==> flow/design.v <==
`timescale 1ns / 1ps
module RNG(
    input               CLK,
    input               RST,
    input               RND_IN,
    output reg [7:0]    OUT,
    output reg          WE,
    input               FULL
);
reg [7:0]           RND_DAT;
reg [2:0]           RND_SHIFT;
reg                 RND_CNT;
reg [15:0]          start;
reg                 tog;
reg                 rd;
reg                 rd_ok;
reg                 init;
reg [63:0]          l0_0;
reg [64:0]          l0_1;
reg [65:0]          l0_2;
reg [63:0]          l1_0;
reg [64:0]          l1_1;
reg [65:0]          l1_2;
reg [63:0]          l2_0;
reg [64:0]          l2_1;
reg [65:0]          l2_2;
reg [63:0]          l3_0;
reg [64:0]          l3_1;
reg [65:0]          l3_2;
reg [63:0]          l4_0;
reg [64:0]          l4_1;
reg [65:0]          l4_2;
reg [63:0]          l5_0;
reg [64:0]          l5_1;
reg [65:0]          l5_2;
reg [63:0]          l6_0;
reg [64:0]          l6_1;
reg [65:0]          l6_2;
reg [63:0]          l7_0;
reg [64:0]          l7_1;
reg [65:0]          l7_2;
reg [15:0]          i_cnt;
reg [3:0]           upd;
always @(posedge CLK)
begin
    if (!RST) begin
        rd_ok <= 0;
        i_cnt <= 0;
        init <= 0;
        upd <= 0;
        WE <= 0;
    end else begin
        if (init == 0) begin
            rd_ok <= 0;
            if (i_cnt == 208)
                init = 1;
            else if (rd == 1) begin
                rd_ok <= 1;
                i_cnt <= i_cnt + 1;
                case (i_cnt)
                    0:   l0_0[7:0]   <= RND_DAT;
                    1:   l0_0[15:8]  <= RND_DAT;
                    2:   l0_0[23:16] <= RND_DAT;
                    3:   l0_0[31:24] <= RND_DAT;
                    4:   l0_0[39:32] <= RND_DAT;
                    5:   l0_0[47:40] <= RND_DAT;
                    6:   l0_0[55:48] <= RND_DAT;
                    7:   l0_0[63:56] <= RND_DAT;
                    8:   l0_1[7:0]   <= RND_DAT;
                    9:   l0_1[15:8]  <= RND_DAT;
                    10:  l0_1[23:16] <= RND_DAT;
                    11:  l0_1[31:24] <= RND_DAT;
                    12:  l0_1[39:32] <= RND_DAT;
                    13:  l0_1[47:40] <= RND_DAT;
                    14:  l0_1[55:48] <= RND_DAT;
                    15:  l0_1[63:56] <= RND_DAT;
                    16:  l0_1[64]    <= RND_DAT[3];
                    17:  l0_2[7:0]   <= RND_DAT;
                    18:  l0_2[15:8]  <= RND_DAT;
                    19:  l0_2[23:16] <= RND_DAT;
                    20:  l0_2[31:24] <= RND_DAT;
                    21:  l0_2[39:32] <= RND_DAT;
                    22:  l0_2[47:40] <= RND_DAT;
                    23:  l0_2[55:48] <= RND_DAT;
                    24:  l0_2[63:56] <= RND_DAT;
                    25:  l0_2[65:64] <= RND_DAT[5:4];
                    26:  l1_0[7:0]   <= RND_DAT;
                    27:  l1_0[15:8]  <= RND_DAT;
                    28:  l1_0[23:16] <= RND_DAT;
                    29:  l1_0[31:24] <= RND_DAT;
                    30:  l1_0[39:32] <= RND_DAT;
                    31:  l1_0[47:40] <= RND_DAT;
                    32:  l1_0[55:48] <= RND_DAT;
                    33:  l1_0[63:56] <= RND_DAT;
                    34:  l1_1[7:0]   <= RND_DAT;
                    35:  l1_1[15:8]  <= RND_DAT;
                    36:  l1_1[23:16] <= RND_DAT;
                    37:  l1_1[31:24] <= RND_DAT;
                    38:  l1_1[39:32] <= RND_DAT;
                    39:  l1_1[47:40] <= RND_DAT;
                    40:  l1_1[55:48] <= RND_DAT;
                    41:  l1_1[63:56] <= RND_DAT;
                    42:  l1_1[64]    <= RND_DAT[1];
                    43:  l1_2[7:0]   <= RND_DAT;
                    44:  l1_2[15:8]  <= RND_DAT;
                    45:  l1_2[23:16] <= RND_DAT;
                    46:  l1_2[31:24] <= RND_DAT;
                    47:  l1_2[39:32] <= RND_DAT;
                    48:  l1_2[47:40] <= RND_DAT;
                    49:  l1_2[55:48] <= RND_DAT;
                    50:  l1_2[63:56] <= RND_DAT;
                    51:  l1_2[65:64] <= RND_DAT[7:6];
                    52:  l2_0[7:0]   <= RND_DAT;
                    53:  l2_0[15:8]  <= RND_DAT;
                    54:  l2_0[23:16] <= RND_DAT;
                    55:  l2_0[31:24] <= RND_DAT;
                    56:  l2_0[39:32] <= RND_DAT;
                    57:  l2_0[47:40] <= RND_DAT;
                    58:  l2_0[55:48] <= RND_DAT;
                    59:  l2_0[63:56] <= RND_DAT;
                    60:  l2_1[7:0]   <= RND_DAT;
                    61:  l2_1[15:8]  <= RND_DAT;
                    62:  l2_1[23:16] <= RND_DAT;
                    63:  l2_1[31:24] <= RND_DAT;
                    64:  l2_1[39:32] <= RND_DAT;
                    65:  l2_1[47:40] <= RND_DAT;
                    66:  l2_1[55:48] <= RND_DAT;
                    67:  l2_1[63:56] <= RND_DAT;
                    68:  l2_1[64]    <= RND_DAT[0];
                    69:  l2_2[7:0]   <= RND_DAT;
                    70:  l2_2[15:8]  <= RND_DAT;
                    71:  l2_2[23:16] <= RND_DAT;
                    72:  l2_2[31:24] <= RND_DAT;
                    73:  l2_2[39:32] <= RND_DAT;
                    74:  l2_2[47:40] <= RND_DAT;
                    75:  l2_2[55:48] <= RND_DAT;
                    76:  l2_2[63:56] <= RND_DAT;
                    77:  l2_2[65:64] <= RND_DAT[3:2];
                    78:  l3_0[7:0]   <= RND_DAT;
                    79:  l3_0[15:8]  <= RND_DAT;
                    80:  l3_0[23:16] <= RND_DAT;
                    81:  l3_0[31:24] <= RND_DAT;
                    82:  l3_0[39:32] <= RND_DAT;
                    83:  l3_0[47:40] <= RND_DAT;
                    84:  l3_0[55:48] <= RND_DAT;
                    85:  l3_0[63:56] <= RND_DAT;
                    86:  l3_1[7:0]   <= RND_DAT;
                    87:  l3_1[15:8]  <= RND_DAT;
                    88:  l3_1[23:16] <= RND_DAT;
                    89:  l3_1[31:24] <= RND_DAT;
                    90:  l3_1[39:32] <= RND_DAT;
                    91:  l3_1[47:40] <= RND_DAT;
                    92:  l3_1[55:48] <= RND_DAT;
                    93:  l3_1[63:56] <= RND_DAT;
                    94:  l3_1[64]    <= RND_DAT[7];
                    95:  l3_2[7:0]   <= RND_DAT;
                    96:  l3_2[15:8]  <= RND_DAT;
                    97:  l3_2[23:16] <= RND_DAT;
                    98:  l3_2[31:24] <= RND_DAT;
                    99:  l3_2[39:32] <= RND_DAT;
                    100: l3_2[47:40] <= RND_DAT;
                    101: l3_2[55:48] <= RND_DAT;
                    102: l3_2[63:56] <= RND_DAT;
                    103: l3_2[65:64] <= RND_DAT[1:0];
                    104:  l4_0[7:0]   <= RND_DAT;
                    105: l4_0[15:8]  <= RND_DAT;
                    106: l4_0[23:16] <= RND_DAT;
                    107: l4_0[31:24] <= RND_DAT;
                    108: l4_0[39:32] <= RND_DAT;
                    109: l4_0[47:40] <= RND_DAT;
                    110: l4_0[55:48] <= RND_DAT;
                    111: l4_0[63:56] <= RND_DAT;
                    112: l4_1[7:0]   <= RND_DAT;
                    113: l4_1[15:8]  <= RND_DAT;
                    114: l4_1[23:16] <= RND_DAT;
                    115: l4_1[31:24] <= RND_DAT;
                    116: l4_1[39:32] <= RND_DAT;
                    117: l4_1[47:40] <= RND_DAT;
                    118: l4_1[55:48] <= RND_DAT;
                    119: l4_1[63:56] <= RND_DAT;
                    120: l4_1[64]    <= RND_DAT[3];
                    121: l4_2[7:0]   <= RND_DAT;
                    122: l4_2[15:8]  <= RND_DAT;
                    123: l4_2[23:16] <= RND_DAT;
                    124: l4_2[31:24] <= RND_DAT;
                    125: l4_2[39:32] <= RND_DAT;
                    126: l4_2[47:40] <= RND_DAT;
                    127: l4_2[55:48] <= RND_DAT;
                    128: l4_2[63:56] <= RND_DAT;
                    129: l4_2[65:64] <= RND_DAT[5:4];
                    130: l5_0[7:0]   <= RND_DAT;
                    131: l5_0[15:8]  <= RND_DAT;
                    132: l5_0[23:16] <= RND_DAT;
                    133: l5_0[31:24] <= RND_DAT;
                    134: l5_0[39:32] <= RND_DAT;
                    135: l5_0[47:40] <= RND_DAT;
                    136: l5_0[55:48] <= RND_DAT;
                    137: l5_0[63:56] <= RND_DAT;
                    138: l5_1[7:0]   <= RND_DAT;
                    139: l5_1[15:8]  <= RND_DAT;
                    140: l5_1[23:16] <= RND_DAT;
                    141: l5_1[31:24] <= RND_DAT;
                    142: l5_1[39:32] <= RND_DAT;
                    143: l5_1[47:40] <= RND_DAT;
                    144: l5_1[55:48] <= RND_DAT;
                    145: l5_1[63:56] <= RND_DAT;
                    146: l5_1[64]    <= RND_DAT[1];
                    147: l5_2[7:0]   <= RND_DAT;
                    148: l5_2[15:8]  <= RND_DAT;
                    149: l5_2[23:16] <= RND_DAT;
                    150: l5_2[31:24] <= RND_DAT;
                    151: l5_2[39:32] <= RND_DAT;
                    152: l5_2[47:40] <= RND_DAT;
                    153: l5_2[55:48] <= RND_DAT;
                    154: l5_2[63:56] <= RND_DAT;
                    155: l5_2[65:64] <= RND_DAT[7:6];
                    156: l6_0[7:0]   <= RND_DAT;
                    157: l6_0[15:8]  <= RND_DAT;
                    158: l6_0[23:16] <= RND_DAT;
                    159: l6_0[31:24] <= RND_DAT;
                    160: l6_0[39:32] <= RND_DAT;
                    161: l6_0[47:40] <= RND_DAT;
                    162: l6_0[55:48] <= RND_DAT;
                    163: l6_0[63:56] <= RND_DAT;
                    164: l6_1[7:0]   <= RND_DAT;
                    165: l6_1[15:8]  <= RND_DAT;
                    166: l6_1[23:16] <= RND_DAT;
                    167: l6_1[31:24] <= RND_DAT;
                    168: l6_1[39:32] <= RND_DAT;
                    169: l6_1[47:40] <= RND_DAT;
                    170: l6_1[55:48] <= RND_DAT;
                    171: l6_1[63:56] <= RND_DAT;
                    172: l6_1[64]    <= RND_DAT[0];
                    173: l6_2[7:0]   <= RND_DAT;
                    174: l6_2[15:8]  <= RND_DAT;
                    175: l6_2[23:16] <= RND_DAT;
                    176: l6_2[31:24] <= RND_DAT;
                    177: l6_2[39:32] <= RND_DAT;
                    178: l6_2[47:40] <= RND_DAT;
                    179: l6_2[55:48] <= RND_DAT;
                    180: l6_2[63:56] <= RND_DAT;
                    181: l6_2[65:64] <= RND_DAT[3:2];
                    182: l7_0[7:0]   <= RND_DAT;
                    183: l7_0[15:8]  <= RND_DAT;
                    184: l7_0[23:16] <= RND_DAT;
                    185: l7_0[31:24] <= RND_DAT;
                    186: l7_0[39:32] <= RND_DAT;
                    187: l7_0[47:40] <= RND_DAT;
                    188: l7_0[55:48] <= RND_DAT;
                    189: l7_0[63:56] <= RND_DAT;
                    190: l7_1[7:0]   <= RND_DAT;
                    191: l7_1[15:8]  <= RND_DAT;
                    192: l7_1[23:16] <= RND_DAT;
                    193: l7_1[31:24] <= RND_DAT;
                    194: l7_1[39:32] <= RND_DAT;
                    195: l7_1[47:40] <= RND_DAT;
                    196: l7_1[55:48] <= RND_DAT;
                    197: l7_1[63:56] <= RND_DAT;
                    198: l7_1[64]    <= RND_DAT[7];
                    199: l7_2[7:0]   <= RND_DAT;
                    200: l7_2[15:8]  <= RND_DAT;
                    201: l7_2[23:16] <= RND_DAT;
                    202: l7_2[31:24] <= RND_DAT;
                    203: l7_2[39:32] <= RND_DAT;
                    204: l7_2[47:40] <= RND_DAT;
                    205: l7_2[55:48] <= RND_DAT;
                    206: l7_2[63:56] <= RND_DAT;
                    207: l7_2[65:64] <= RND_DAT[1:0];
                endcase
            end
        end else begin
            rd_ok <= 0;
            WE <= 0;
            if (FULL == 0) begin
                WE <= 1;
                OUT <= { l7_0[0] ^ l7_1[0], l6_0[0] ^ l6_1[0], l5_0[0] ^ l5_1[0], l4_0[0] ^ l4_1[0], l3_0[0] ^ l3_1[0], l2_0[0] ^ l2_1[0], l1_0[0] ^ l1_1[0], l0_0[0] ^ l0_1[0]};
                l7_2 <= (l7_2 >> 1) | ((l7_2[0] ^ l7_2[1] ^ l7_2[9] ^ l7_2[10]) << 65);
                l6_2 <= (l6_2 >> 1) | ((l6_2[0] ^ l6_2[1] ^ l6_2[9] ^ l6_2[10]) << 65);
                l5_2 <= (l5_2 >> 1) | ((l5_2[0] ^ l5_2[1] ^ l5_2[9] ^ l5_2[10]) << 65);
                l4_2 <= (l4_2 >> 1) | ((l4_2[0] ^ l4_2[1] ^ l4_2[9] ^ l4_2[10]) << 65);
                l3_2 <= (l3_2 >> 1) | ((l3_2[0] ^ l3_2[1] ^ l3_2[9] ^ l3_2[10]) << 65);
                l2_2 <= (l2_2 >> 1) | ((l2_2[0] ^ l2_2[1] ^ l2_2[9] ^ l2_2[10]) << 65);
                l1_2 <= (l1_2 >> 1) | ((l1_2[0] ^ l1_2[1] ^ l1_2[9] ^ l1_2[10]) << 65);
                l0_2 <= (l0_2 >> 1) | ((l0_2[0] ^ l0_2[1] ^ l0_2[9] ^ l0_2[10]) << 65);
                if (l7_2[0] == 0)
                    l7_0 <= (l7_0 >> 1) | ((l7_0[0] ^ l7_0[1] ^ l7_0[3] ^ l7_0[4]) << 63);
                else
                    l7_1 <= (l7_1 >> 1) | ((l7_1[0] ^ l7_1[18]) << 64);
                if (l6_2[0] == 0)
                    l6_0 <= (l6_0 >> 1) | ((l6_0[0] ^ l6_0[1] ^ l6_0[3] ^ l6_0[4]) << 63);
                else
                    l6_1 <= (l6_1 >> 1) | ((l6_1[0] ^ l6_1[18]) << 64);
                if (l5_2[0] == 0)
                    l5_0 <= (l5_0 >> 1) | ((l5_0[0] ^ l5_0[1] ^ l5_0[3] ^ l5_0[4]) << 63);
                else
                    l5_1 <= (l5_1 >> 1) | ((l5_1[0] ^ l5_1[18]) << 64);
                if (l4_2[0] == 0)
                    l4_0 <= (l4_0 >> 1) | ((l4_0[0] ^ l4_0[1] ^ l4_0[3] ^ l4_0[4]) << 63);
                else
                    l4_1 <= (l4_1 >> 1) | ((l4_1[0] ^ l4_1[18]) << 64);
                if (l3_2[0] == 0)
                    l3_0 <= (l3_0 >> 1) | ((l3_0[0] ^ l3_0[1] ^ l3_0[3] ^ l3_0[4]) << 63);
                else
                    l3_1 <= (l3_1 >> 1) | ((l3_1[0] ^ l3_1[18]) << 64);
                if (l2_2[0] == 0)
                    l2_0 <= (l2_0 >> 1) | ((l2_0[0] ^ l2_0[1] ^ l2_0[3] ^ l2_0[4]) << 63);
                else
                    l2_1 <= (l2_1 >> 1) | ((l2_1[0] ^ l2_1[18]) << 64);
                if (l1_2[0] == 0)
                    l1_0 <= (l1_0 >> 1) | ((l1_0[0] ^ l1_0[1] ^ l1_0[3] ^ l1_0[4]) << 63);
                else
                    l1_1 <= (l1_1 >> 1) | ((l1_1[0] ^ l1_1[18]) << 64);
                if (l0_2[0] == 0)
                    l0_0 <= (l0_0 >> 1) | ((l0_0[0] ^ l0_0[1] ^ l0_0[3] ^ l0_0[4]) << 63);
                else
                    l0_1 <= (l0_1 >> 1) | ((l0_1[0] ^ l0_1[18]) << 64);
            end else begin
                if (rd == 1) begin
                    rd_ok <= 1;
                    upd <= upd + 1;
                    case (upd)
                        0:  l0_0[9:2] <= RND_DAT;
                        1:  l1_0[9:2] <= RND_DAT;
                        2:  l2_0[9:2] <= RND_DAT;
                        3:  l3_0[9:2] <= RND_DAT;
                        4:  l4_0[9:2] <= RND_DAT;
                        5:  l5_0[9:2] <= RND_DAT;
                        6:  l6_0[9:2] <= RND_DAT;
                        7:  l7_0[9:2] <= RND_DAT;
                        8:  l0_1[9:2] <= RND_DAT;
                        9:  l1_1[9:2] <= RND_DAT;
                        10: l2_1[9:2] <= RND_DAT;
                        11: l3_1[9:2] <= RND_DAT;
                        12: l4_1[9:2] <= RND_DAT;
                        13: l5_1[9:2] <= RND_DAT;
                        14: l6_1[9:2] <= RND_DAT;
                        15: l7_1[9:2] <= RND_DAT;
                    endcase
                end
            end
        end
    end
end
always @(posedge CLK)
begin
    if (!RST) begin
        RND_SHIFT <= 0;
        start <= 0;
        tog <= 0;
        rd <= 0;
        RND_CNT <= 0;
        RND_DAT <= 0;
    end else begin
        RND_CNT <= !RND_CNT;
        if (rd_ok)
            rd <= 0;
        if (RND_IN == 0) begin
            tog <= 0;
        end else if (tog == 0) begin
            tog <= 1;
            RND_SHIFT <= RND_SHIFT + 1;
            RND_DAT[RND_SHIFT] <= RND_DAT[RND_SHIFT] ^ RND_CNT;
            if (RND_SHIFT == 0) begin
                if (start < 1024)
                    start <= start + 1;
                else begin
                    rd <= 1;
                end
            end
        end
    end
end
endmodule
From RTL to reports: RNG
What the tools print for RNG, step after step. Lines are those of the file above, counted from 1. Library cell names are shortened. The mark - stands for no value.

Top module: RNG. Clock: CLK. Cell library: sky130hd. Library corner: tt_025C_1v80.

After elaboration
Source: Yosys, flattened and elaborated, memories not mapped. Widths are those after wreduce. Registers that Yosys merges into a memory's read port (data or address) are not register bits. Print and check cells do not count. Equal cells are merged and count once.

Under memories stands 0. Latch bits: 0. Under word width x clocked read ports stands 0. The figure for memory bits (writable) is 0. The figure for register bits is 1621. Bits in read-only memories: 0. Under word-level cells stands 2534.

The entry for div/mod/pow operators reads 0. The entry for reduce/logical cells reads 459. Under add/subtract/negate cells stands 5. Under mux-type cells stands 1444. Under shifts and indexed selects stands 3. For magnitude comparators the number is 1. The entry for eq/ne operators reads 274. Multiply operators: 0. For bitwise logic cells the number is 96.

Operators by type and width (count): 8-bit two-way mux (896); 6-bit two-way mux (224); 16-bit by 8-bit equality test with 1-bit output (second input constant) (81); 16-bit by 7-bit equality test with 1-bit output (second input constant) (64); 6-bit AND reduction (136); 65-bit by 66-bit OR with 66-bit output (8); 2-bit two-way mux (264); 64-bit by 65-bit OR with 65-bit output (8); 16-bit by 6-bit equality test with 1-bit output (second input constant) (32); 63-bit by 64-bit OR with 64-bit output (8); 2-bit nonzero test (209); 5-bit AND reduction (72); 16-bit by 5-bit equality test with 1-bit output (second input constant) (16); 7-bit AND reduction (32); 16-bit by 4-bit equality test with 1-bit output (second input constant) (8); 3-bit by 2-bit inequality test with 1-bit output (second input constant) (24); 1-bit bitwise XOR (65); 16-bit by 3-bit equality test with 1-bit output (second input constant) (4); 1-bit two-way mux (60); 16-bit by 1-bit adder with 16-bit output (second input constant) (2); 16-bit by 2-bit equality test with 1-bit output (second input constant) (2); 4-bit equality test (second input constant) (8); 3-bit inequality test (second input constant) (8); 2-bit inequality test (second input constant) (10); 2-bit by 1-bit inequality test with 1-bit output (second input constant) (9); 16-bit by 1-bit equality test with 1-bit output (second input constant) (1); 16-bit by 11-bit < comparator with 1-bit output (second input constant) (1); 16-bit logical NOT (1).

Other operator kinds: 19; their cells: 29.

Depth
Longest topological path by Yosys (ltp), each cell counted once; first at word level (registers and memories cut), then after technology mapping (sequential cells cut; the memories' decode and read muxes count).

The entry for depth in word-level cells reads 7. For ABC_AREA the number is 0. The figure for gate-level depth with buffers is 8. The entry for depth with buffers taken out reads 7.

After synthesis
Yosys stat after the flow's synthesis: flattened, memories mapped to cells. It holds for the ABC_AREA given above (unset counts as 0); a run with the other value may have another netlist. Totals and module areas in this step are rounded.

Under mapped flip-flops stands 1621. Under cells in the netlist stands 5999. Under chip area (Yosys) stands 0.06699 mm^2.

Cells by type (count): edfxtp_1 (1568); nand2_1 (2960); clkbuf_1 (383); dfxtp_1 (53); a21o_1 (128); a21oi_1 (190); nor2_1 (172); xor2_1 (49); and2_1 (54); o21ai_0 (56); xnor2_1 (32); o21a_1 (28); ha_1 (15); nand4_1 (27); buf_1 (38); nand3_1 (27); nand2b_1 (20); nor2b_1 (18).

Not listed: further types 34, cells in them 181.

Worst setup path after synthesis
Path of least setup slack by OpenSTA after synthesis, without wires, with an ideal clock, recovery checks aside; 20% of the period is set as input and as output delay. Where synthesis merged equal registers, the netlist keeps one of their names.

Kind: input -> register. From: input FULL. To: register l0_2[48]. The figure for period is 5.0 ns. Under input delay stands 1.000 ns. Under launch time at the first pin stands 1.000 ns. The entry for path delay reads 1.762 ns. The figure for arrival is 2.392 ns. The figure for setup time is 0.370 ns. The entry for stages reads 6. The figure for path slack is 2.238 ns. Synthesis period reached: 2.762 ns.

"path delay" is the arrival time less input delay plus setup time. "stages": output pins that drive a net of the path, with the launching flip-flop's if there is one; two outputs of one cell count as two. "synthesis period reached" is the clock period less the worst setup slack; recovery checks do not enter. This is arithmetic on one report: input and output delays are still those of the set period (20% each). Between the ends stands the longest chain of elaborated cells between them, by number of cells; it is not shown to be the way that was timed. Of several equally long chains one is given. Each line given opens the expression or statement behind the cell; cells for indexed reads and writes are added by Yosys, which also makes memories of some case tables. The path ends at the enable pin of a flip-flop; only ways to that pin are counted.

Cells stage by stage: clkbuf_1 > nor2b_1 > clkbuf_1 > clkbuf_1 > a31oi_1 > nor2_1. The figure for cells in the longest elaborated chain is 2. Elaborated cells on any way between the ends: 2. For source lines of those cells the number is 0.

Ends and longest elaborated chain, post-synthesis: from (decl) (line 8) `input               FULL`; 2-bit inequality test; 5-bit AND reduction; to (assign) (line 84) `23:  l0_2[55:48] <= RND_DAT;`; to (assign) (line 284) `l0_2 <= (l0_2 >> 1) | ((l0_2[0] ^ l0_2[1] ^ l0_2[9] ^ l0_2[10]) << 65);`; to (decl) (line 20) `reg [65:0]          l0_2;`.

Worst path after layout
Path of least setup slack in the final report of entry A (OpenROAD, finished layout, wires in). Where an end is a register, its clock arrival counts in the times.

Kind: register -> register. From: register init. To: register l5_0[42]. The figure for setup time is 0.37 ns. The entry for stages reads 5. The figure for arrival is 4.00 ns. The figure for period is 6.19 ns. The figure for path slack is 2.59 ns. Under launch time at the first pin stands 0.79 ns.

Between the ends stands the longest chain of elaborated cells between them, by number of cells; it is not shown to be the way that was timed. Of several equally long chains one is given. The path ends at the enable pin of a flip-flop; only ways to that pin are counted.

Cells stage by stage: dfxtp_4 > buf_12 > nor2b_1 > a21oi_1 > nor2_1. The figure for cells in the longest elaborated chain is 2. Elaborated cells on any way between the ends: 6. For source lines of those cells the number is 0.

Ends and longest elaborated chain, after layout: from (decl) (line 17) `reg                 init;`; from (assign) (line 49) `init <= 0;`; from (assign) (line 56) `init = 1;`; 2-bit nonzero test; 6-bit AND reduction; to (assign) (line 196) `135: l5_0[47:40] <= RND_DAT;`; to (assign) (line 294) `l5_0 <= (l5_0 >> 1) | ((l5_0[0] ^ l5_0[1] ^ l5_0[3] ^ l5_0[4]) << 63);`; to (decl) (line 33) `reg [63:0]          l5_0;`.

==> results <==
Design RNG on sky130hd. What follows are 3 stored runs of the flow, each under its own settings; their order means nothing. The constraints put input and output delay at 20% of the set period each and load the outputs with 0.01 pF. By "achieved clock period" is meant the clock period of the run minus its worst setup slack. This is arithmetic on one report: input and output delays are still those of the set period (20% each). "time of the worst setup path" means the part of the period allowed to the worst setup path (the constraints hold back 20% at inputs and 20% at outputs) less its slack; where the path has registers, the arrival times of their clocks count too. By "overall power" is meant OpenSTA's value without simulated activity: inputs other than the clock are taken to toggle once in ten clock periods, and the tool carries that through the logic. Measured values are rounded.

Files of entry A:
==> flow/run.sh <==
#!/bin/bash
# the make line also repeats the synthesis and layout settings of config.mk as NAME=value (left out here)
make -C /OpenROAD-flow-scripts/flow DESIGN_CONFIG=/design/flow/config.mk WORK_HOME=/design/flow/orfs CLKGATE_MAP_FILE= finish
==> flow/config.mk <==
export PLATFORM = sky130hd
export DESIGN_NAME = RNG
export DESIGN_NICKNAME = RNG
export VERILOG_FILES = /design/flow/design.v
export SDC_FILE = /design/flow/constraint.sdc
export NUM_CORES = 4
export LEC_CHECK = 0
export CAP_MARGIN = 20
export CORE_MARGIN = 2
export CORE_UTILIZATION = 40
export PLACE_DENSITY = 0.6
export SLEW_MARGIN = 20
==> flow/constraint.sdc <==
create_clock -name core_clock -period 6.19 [get_ports {CLK}]
set_input_delay 1.2380 -clock core_clock [delete_from_list [all_inputs] [get_ports {CLK}]]
set_output_delay 1.2380 -clock core_clock [all_outputs]
set_load 0.01 [all_outputs]

Results of entry A. The total die area reads 0.1708 mm^2. The setup total negative slack comes to 0.000 ns. The chip area after synthesis (Yosys) reads 0.06699 mm^2. The final utilization stands at 44.4 %. The overall power comes to 0.02163 W. The measured time of the worst setup path is 3.60 ns. Worst setup path type: register -> register. The lowest hold slack is 0.456 ns. The worst setup slack after layout comes to 2.594 ns. The area of the standard cells in the finished layout stands at 0.07406 mm^2. The achieved clock period reads 3.596 ns.

Files of entry B:
==> flow/run.sh <==
#!/bin/bash
# the make line also repeats the synthesis and layout settings of config.mk as NAME=value (left out here)
make -C /OpenROAD-flow-scripts/flow DESIGN_CONFIG=/design/flow/config.mk WORK_HOME=/design/flow/orfs CLKGATE_MAP_FILE= finish
==> flow/config.mk <==
export PLATFORM = sky130hd
export DESIGN_NAME = RNG
export DESIGN_NICKNAME = RNG
export VERILOG_FILES = /design/flow/design.v
export SDC_FILE = /design/flow/constraint.sdc
export NUM_CORES = 4
export LEC_CHECK = 0
export CAP_MARGIN = 10
export CORE_MARGIN = 2
export CORE_UTILIZATION = 40
export PLACE_DENSITY = 0.6
export SLEW_MARGIN = 20
==> flow/constraint.sdc <==
create_clock -name core_clock -period 2.16 [get_ports {CLK}]
set_input_delay 0.4320 -clock core_clock [delete_from_list [all_inputs] [get_ports {CLK}]]
set_output_delay 0.4320 -clock core_clock [all_outputs]
set_load 0.01 [all_outputs]

Results of entry B. The final utilization stands at 48.4 %. The overall power comes to 0.06439 W. The total die area reads 0.1708 mm^2. The chip area after synthesis (Yosys) reads 0.06699 mm^2. The worst setup slack after layout comes to -0.380 ns. The measured time of the worst setup path is 2.54 ns. Worst setup path type: register -> register. The lowest hold slack is 0.230 ns. The setup total negative slack comes to -308.3 ns. The achieved clock period reads 2.540 ns. The area of the standard cells in the finished layout stands at 0.0807 mm^2.

Files of entry C:
==> flow/run.sh <==
#!/bin/bash
# the make line also repeats the synthesis and layout settings of config.mk as NAME=value (left out here)
make -C /OpenROAD-flow-scripts/flow DESIGN_CONFIG=/design/flow/config.mk WORK_HOME=/design/flow/orfs CLKGATE_MAP_FILE= finish
==> flow/config.mk <==
export PLATFORM = sky130hd
export DESIGN_NAME = RNG
export DESIGN_NICKNAME = RNG
export VERILOG_FILES = /design/flow/design.v
export SDC_FILE = /design/flow/constraint.sdc
export NUM_CORES = 4
export LEC_CHECK = 0
export CAP_MARGIN = 20
export CORE_MARGIN = 2
export CORE_UTILIZATION = 40
export CTS_CLUSTER_DIAMETER = 314
export GPL_ROUTABILITY_DRIVEN = 0
export SLEW_MARGIN = 20
==> flow/constraint.sdc <==
create_clock -name core_clock -period 5.0 [get_ports {CLK}]
set_input_delay 1.0000 -clock core_clock [delete_from_list [all_inputs] [get_ports {CLK}]]
set_output_delay 1.0000 -clock core_clock [all_outputs]
set_load 0.01 [all_outputs]

Results of entry C. The setup total negative slack comes to 0.000 ns. The lowest hold slack is 0.462 ns. The chip area after synthesis (Yosys) reads 0.06699 mm^2. The achieved clock period reads 3.575 ns. The measured time of the worst setup path is 3.57 ns. Worst setup path type: register -> register. The overall power comes to 0.02714 W. The final utilization stands at 44.6 %. The worst setup slack after layout comes to 1.425 ns. The area of the standard cells in the finished layout stands at 0.0744 mm^2. The total die area reads 0.1708 mm^2.
